==> flow/design.v <==
module CORDIC #(parameter integer W = 32)
(
    input wire clk,
    input wire start,
    input wire signed [31:0] x,
    input wire signed [31:0] y,
    output wire signed [W-1:0]phi,
    output wire done
);
wire sigma;
wire signed [31:0] x_shift;
wire signed [31:0] y_shift;
reg [5:0] counter;
reg signed [31:0] x_reg;
reg signed [31:0] y_reg;
reg signed [31:0] z;
wire signed [31:0] atan_table [0:27];
assign atan_table[00] = 32'h3243f6a9; 
assign atan_table[01] = 32'h1dac6705;
assign atan_table[02] = 32'h0fadbafd;
assign atan_table[03] = 32'h07f56ea7;
assign atan_table[04] = 32'h03feab77;
assign atan_table[05] = 32'h01ffd55c;
assign atan_table[06] = 32'h00fffaab;
assign atan_table[07] = 32'h007fff55;
assign atan_table[08] = 32'h003fffeb;
assign atan_table[09] = 32'h001ffffd;
assign atan_table[10] = 32'h00100000;
assign atan_table[11] = 32'h00080000;
assign atan_table[12] = 32'h00040000;
assign atan_table[13] = 32'h00020000;
assign atan_table[14] = 32'h00010000;
assign atan_table[15] = 32'h00008000;
assign atan_table[16] = 32'h00004000;
assign atan_table[17] = 32'h00002000;
assign atan_table[18] = 32'h00001000;
assign atan_table[19] = 32'h00000800;
assign atan_table[20] = 32'h00000400;
assign atan_table[21] = 32'h00000200;
assign atan_table[22] = 32'h00000100;
assign atan_table[23] = 32'h00000080;
assign atan_table[24] = 32'h00000040;
assign atan_table[25] = 32'h00000020;
assign atan_table[26] = 32'h00000010;
assign atan_table[27] = 32'h00000008;
assign sigma = y_reg[31];
assign x_shift = y_reg >>> counter; 
assign y_shift = x_reg >>> counter; 
assign phi = z[31:31-W+1];
assign done = (counter == 28);
always @(posedge clk) begin
    if(start)begin
        x_reg <= x;
        y_reg <= y;
        z <= 0;
        counter <= 0;
    end
    else begin
        if(counter == 28) begin
            x_reg <= x_reg;
            y_reg <= y_reg;
            z <= z;
            counter <= counter;
        end
        else begin
            x_reg <= sigma ? (x_reg - x_shift) : (x_reg + x_shift);
            y_reg <= sigma ? (y_reg + y_shift) : (y_reg - y_shift);
            z <= sigma ? (z - atan_table[counter]) : (z + atan_table[counter]);
            counter <= counter + 1;
        end
    end
end
endmodule
==> From RTL to reports: CORDIC <==
The steps from the RTL of CORDIC to its reports follow in flow order.
Line numbers count from 1 in the design file above.
Operators carry their Yosys type and port widths (W data, S select, Z words).
Library cell names are shortened.
{ "design": {"top_module": "CORDIC", "clk_port": "clk", "cell_library": "sky130hd", "corner": "tt_025C_1v80"} }

==> Word-level counts <==
Source: Yosys, flattened and elaborated, memories not mapped. Widths are those after wreduce. Registers that Yosys merges into a memory's read port (data or address) are not register bits. Print and check cells do not count. Equal cells are merged and count once.
{ "op_classes": {"n_addsub": 7, "eq_ne": 29, "shift": 2, "mux": 10, "n_reduce_logical": 1} }
{ "ops": {"columns": ["operator", "count"], "rows": [
  ["$pmux W32 S28", 1],
  ["$mux W32", 9],
  ["$add A32 B32 Y32", 3],
  ["$sub A32 B32 Y32", 3],
  ["$sshr A32 B6 Y32", 2],
  ["$eq A5 B5 Y1 const B", 12],
  ["$eq A5 B4 Y1 const B", 8],
  ["$eq A5 B3 Y1 const B", 4],
  ["$eq A5 B2 Y1 const B", 2],
  ["$add A6 B1 Y6 const B", 1],
  ["$eq A6 B5 Y1 const B", 1],
  ["$eq A5 B1 Y1 const B", 1],
  ["$logic_not A5 Y1", 1],
  ["$ne A2 B2 Y1 const B", 1]
]} }
{ "bits": {"reg_bits": 102, "word_cells": 53} }

==> Logic depth <==
Yosys ltp: most cells in a row. Word level: on the elaborated netlist, between registers, memories and ports. Mapped: between sequential cells and ports; inverters and the memories' decode and read muxes count.
{ "logic_depth": {"word_depth": 6, "abc_area": 0, "depth_mapped": 32, "ltp_nobuf": 26} }

==> After synthesis <==
Yosys stat after the flow's synthesis: flattened, memories mapped to cells. It holds for the ABC_AREA given above (unset counts as 0); a run with the other value may have another netlist.
{ "types": {"columns": ["cell", "count"], "rows": [
  ["edfxtp_1", 64],
  ["ha_1", 101],
  ["mux4_2", 50],
  ["nand2_1", 231],
  ["a21oi_1", 162],
  ["dfxtp_1", 38],
  ["xnor2_1", 86],
  ["o21ai_0", 142],
  ["nor2_1", 166],
  ["mux2i_1", 53],
  ["mux2_2", 46],
  ["xor2_1", 56],
  ["mux4_1", 12],
  ["clkbuf_1", 76],
  ["nand3_1", 45],
  ["nor3_1", 45],
  ["o21a_1", 30],
  ["a211oi_1", 27]
]} }
Other cell types: 84; their cells: 590.
{ "mapped": {"cells": 2020, "mapped_area_um2": 16264.3, "ff_cells": 102, "buffers": 131} }

==> Timing after synthesis <==
Source: OpenSTA report_checks on the synthesized netlist (no wires, ideal clock, input and output delay 20% of the period each), path of least setup slack; recovery checks are left aside. Register names are those of the netlist, which keeps one name where synthesis merged equal registers.
{ "synth_path": {"path_type": "register to register", "start": "register counter[1]", "end": "register x_reg[31]", "clock_period_ns": 7.5, "arrival_ns": 6.175, "required_ns": 7.240, "slack_ns": 1.065, "delay_ns": 6.435, "path_stages": 27, "n_path_buf": 5, "synth_period_reached_ns": 6.435} }
"delay_ns" = arrival - input delay + setup time.
"path_stages" counts driving pins, that of a launching flip-flop among them; a cell with two outputs on the path counts twice.
"synth_period_reached_ns" = period - worst setup slack (recovery checks aside). The figure is calculated, with input and output delays left at 20% of the set period.
Between the ends stands the longest chain of elaborated cells between them, by number of cells; it is not shown to be the way that was timed. Of several equally long chains one is given.
A line is the first line of the expression or statement that the cell stems from. Yosys adds cells for indexed reads and writes and turns some case tables into memories.
A register here has more assigning lines than the two given.
The path ends at the data pin of a flip-flop with enable; ways to the enable are not counted.
{ "synth_between": {"cell_sequence": "dfxtp_1 > buf_6 > buf_12 > buf_6 > buf_4 > buf_2 > mux4_2 > a222oi_1 > o221a_2 > ha_1 > o211ai_1 > nor3_1 > a31o_2 > nand2_1 > mux2_2 > o221ai_1 > ha_1 > a21o_1 > a21oi_1 > o21a_1 > o21ai_0 > o2111ai_1 > a311oi_1 > o41a_1 > a211o_1 > xnor3_1 > mux2_2", "elab_chain_cells": 5, "cells_between": 7} }
{ "synth_lines": {"columns": ["item", "line", "source"], "rows": [
  ["from (decl)", 13, "reg [5:0] counter;"],
  ["from (assign)", 63, "counter <= counter;"],
  ["from (assign)", 69, "counter <= counter + 1;"],
  ["$sshr A32 B6 Y32", 47, "assign x_shift = y_reg >>> counter;"],
  ["$add A32 B32 Y32", 66, "x_reg <= sigma ? (x_reg - x_shift) : (x_reg + x_shift);"],
  ["$mux W32", 66, null],
  ["$mux W32", 59, "if(counter == 28) begin"],
  ["$mux W32", 52, "if(start)begin"],
  ["to (assign)", 53, "x_reg <= x;"],
  ["to (assign)", 60, "x_reg <= x_reg;"],
  ["to (decl)", 14, "reg signed [31:0] x_reg;"]
]} }

==> Path in the finished layout <==
From the final timing report of stored run 1: the path of least setup slack in the routed layout; clock arrival at registers is part of the times.
{ "layout_path": {"path_type": "register to register", "start": "register counter[1]", "end": "register z[31]", "clock_period_ns": 11.3, "arrival_ns": 8.55, "required_ns": 11.60, "slack_ns": 3.05, "path_stages": 25, "n_path_buf": 1} }
Between the ends stands the longest chain of elaborated cells between them, by number of cells; it is not shown to be the way that was timed. Of several equally long chains one is given.
A register here has more assigning lines than the two given.
{ "layout_between": {"cell_sequence": "dfxtp_4 > buf_4 > ha_1 > inv_1 > nor2_1 > ha_1 > o21bai_1 > a2111oi_0 > and2_1 > a2111oi_0 > nand4_1 > nor2_1 > and2_1 > a31oi_1 > xor2_1 > ha_1 > o21a_1 > o21ai_0 > or4_1 > a31oi_1 > o31ai_1 > a21oi_1 > a41oi_1 > o311ai_0 > mux2_2", "elab_chain_cells": 6, "cells_between": 35} }
{ "layout_lines": {"columns": ["item", "line", "source"], "rows": [
  ["from (decl)", 13, "reg [5:0] counter;"],
  ["from (assign)", 63, "counter <= counter;"],
  ["from (assign)", 69, "counter <= counter + 1;"],
  ["$eq A5 B5 Y1", 68, "z <= sigma ? (z - atan_table[counter]) : (z + atan_table[counter]);"],
  ["$pmux W32 S28", 68, null],
  ["$mux W32", 59, "if(counter == 28) begin"],
  ["$mux W32", 52, "if(start)begin"],
  ["$add A32 B32 Y32", 68, null],
  ["$mux W32", 68, null],
  ["to (assign)", 62, "z <= z;"],
  ["to (assign)", 68, null],
  ["to (decl)", 16, "reg signed [31:0] z;"]
]} }

# Flow runs of CORDIC

CORDIC through Yosys and OpenROAD on sky130hd: 6 stored runs, unordered, with their settings and measured results. The constraints put input and output delay at 20% of the set period each and load the outputs with 0.01 pF.
"achieved clock period (ns)" = clock period - worst setup slack. The figure is calculated, with input and output delays left at 20% of the set period.
"worst setup path time (ns)": the worst setup path's part of the clock period (all of it between registers, 20% less for each end at a port) less its slack. A launch clock that arrives late makes it longer, a capture clock that arrives late makes it shorter.
By "finish__power__total" is meant OpenSTA's value without simulated activity: inputs other than the clock are taken to toggle once in ten clock periods, and the tool carries that through the logic.

settings of stored run 1
{
  "ABC_AREA": 0,
  "CAP_MARGIN": 5,
  "CORE_MARGIN": 6,
  "CORE_UTILIZATION": 19,
  "CTS_CLUSTER_DIAMETER": 206,
  "CTS_CLUSTER_SIZE": 49,
  "GPL_ROUTABILITY_DRIVEN": 1,
  "MIN_ROUTING_LAYER": "met1",
  "PLACE_DENSITY_LB_ADDON": 0.27,
  "SETUP_SLACK_MARGIN": -0.46,
  "SLEW_MARGIN": 5,
  "period_ns": 11.3
}
report of stored run 1
yosys chip area after synthesis (um^2): 16264.3
finish__design__die__area: 92765.9
finish__design__instance__area__stdcell: 18567.8
finish__design__instance__utilization: 0.2205
finish__timing__setup__ws: 3.049
finish__timing__setup__tns: 0.000
finish__timing__hold__ws: 0.491
finish__power__total: 6.971e-03
achieved clock period (ns): 8.251
worst setup path time (ns): 8.25
worst setup path kind: register to register

settings of stored run 2
{
  "CORE_UTILIZATION": 40,
  "period_ns": 7.15,
  "CAP_MARGIN": 20,
  "CORE_MARGIN": 2,
  "SLEW_MARGIN": 20
}
report of stored run 2
yosys chip area after synthesis (um^2): 16264.3
finish__design__die__area: 42289.9
finish__design__instance__area__stdcell: 18569.1
finish__design__instance__utilization: 0.4652
finish__timing__setup__ws: 0.388
finish__timing__setup__tns: 0.000
finish__timing__hold__ws: 0.480
finish__power__total: 1.118e-02
achieved clock period (ns): 6.762
worst setup path time (ns): 6.76
worst setup path kind: register to register

settings of stored run 3
{
  "ABC_AREA": 1,
  "CAP_MARGIN": 20,
  "CORE_UTILIZATION": 29,
  "GPL_ROUTABILITY_DRIVEN": 0,
  "HOLD_SLACK_MARGIN": 0.1,
  "PLACE_DENSITY": 0.62,
  "SLEW_MARGIN": 15,
  "period_ns": 6.19,
  "CORE_MARGIN": 2
}
report of stored run 3
yosys chip area after synthesis (um^2): 16154.2
finish__design__die__area: 57607.2
finish__design__instance__area__stdcell: 18074.8
finish__design__instance__utilization: 0.3281
finish__timing__setup__ws: 0.729
finish__timing__setup__tns: 0.000
finish__timing__hold__ws: 0.478
finish__power__total: 1.173e-02
achieved clock period (ns): 5.461
worst setup path time (ns): 5.46
worst setup path kind: register to register

settings of stored run 4
{
  "CORE_MARGIN": 5,
  "CORE_UTILIZATION": 63,
  "MAX_ROUTING_LAYER": "met4",
  "MIN_ROUTING_LAYER": "met2",
  "period_ns": 7.5,
  "CAP_MARGIN": 20,
  "SLEW_MARGIN": 20
}
report of stored run 4: did not finish, route, GRT-0116

settings of stored run 5
{
  "CORE_UTILIZATION": 40,
  "PLACE_DENSITY": 0.36,
  "SLEW_MARGIN": 30,
  "period_ns": 11.3,
  "CAP_MARGIN": 20,
  "CORE_MARGIN": 2
}
report of stored run 5
yosys chip area after synthesis (um^2): 16264.3
finish__design__die__area: 42289.9
finish__design__instance__area__stdcell: 17820.8
finish__design__instance__utilization: 0.4465
finish__timing__setup__ws: 3.369
finish__timing__setup__tns: 0.000
finish__timing__hold__ws: 0.476
finish__power__total: 6.879e-03
achieved clock period (ns): 7.931
worst setup path time (ns): 7.93
worst setup path kind: register to register

settings of stored run 6
{
  "ABC_AREA": 0,
  "CAP_MARGIN": 5,
  "CORE_MARGIN": 10,
  "CORE_UTILIZATION": 19,
  "CTS_CLUSTER_DIAMETER": 206,
  "CTS_CLUSTER_SIZE": 49,
  "GPL_ROUTABILITY_DRIVEN": 1,
  "MIN_ROUTING_LAYER": "met1",
  "PLACE_DENSITY_LB_ADDON": 0.27,
  "SLEW_MARGIN": 5,
  "period_ns": 11.3
}
report of stored run 6
yosys chip area after synthesis (um^2): 16264.3
finish__design__die__area: 97703.1
finish__design__instance__area__stdcell: 18564.1
finish__design__instance__utilization: 0.2184
finish__timing__setup__ws: 3.196
finish__timing__setup__tns: 0.000
finish__timing__hold__ws: 0.485
finish__power__total: 6.906e-03
achieved clock period (ns): 8.104
worst setup path time (ns): 8.10
worst setup path kind: register to register
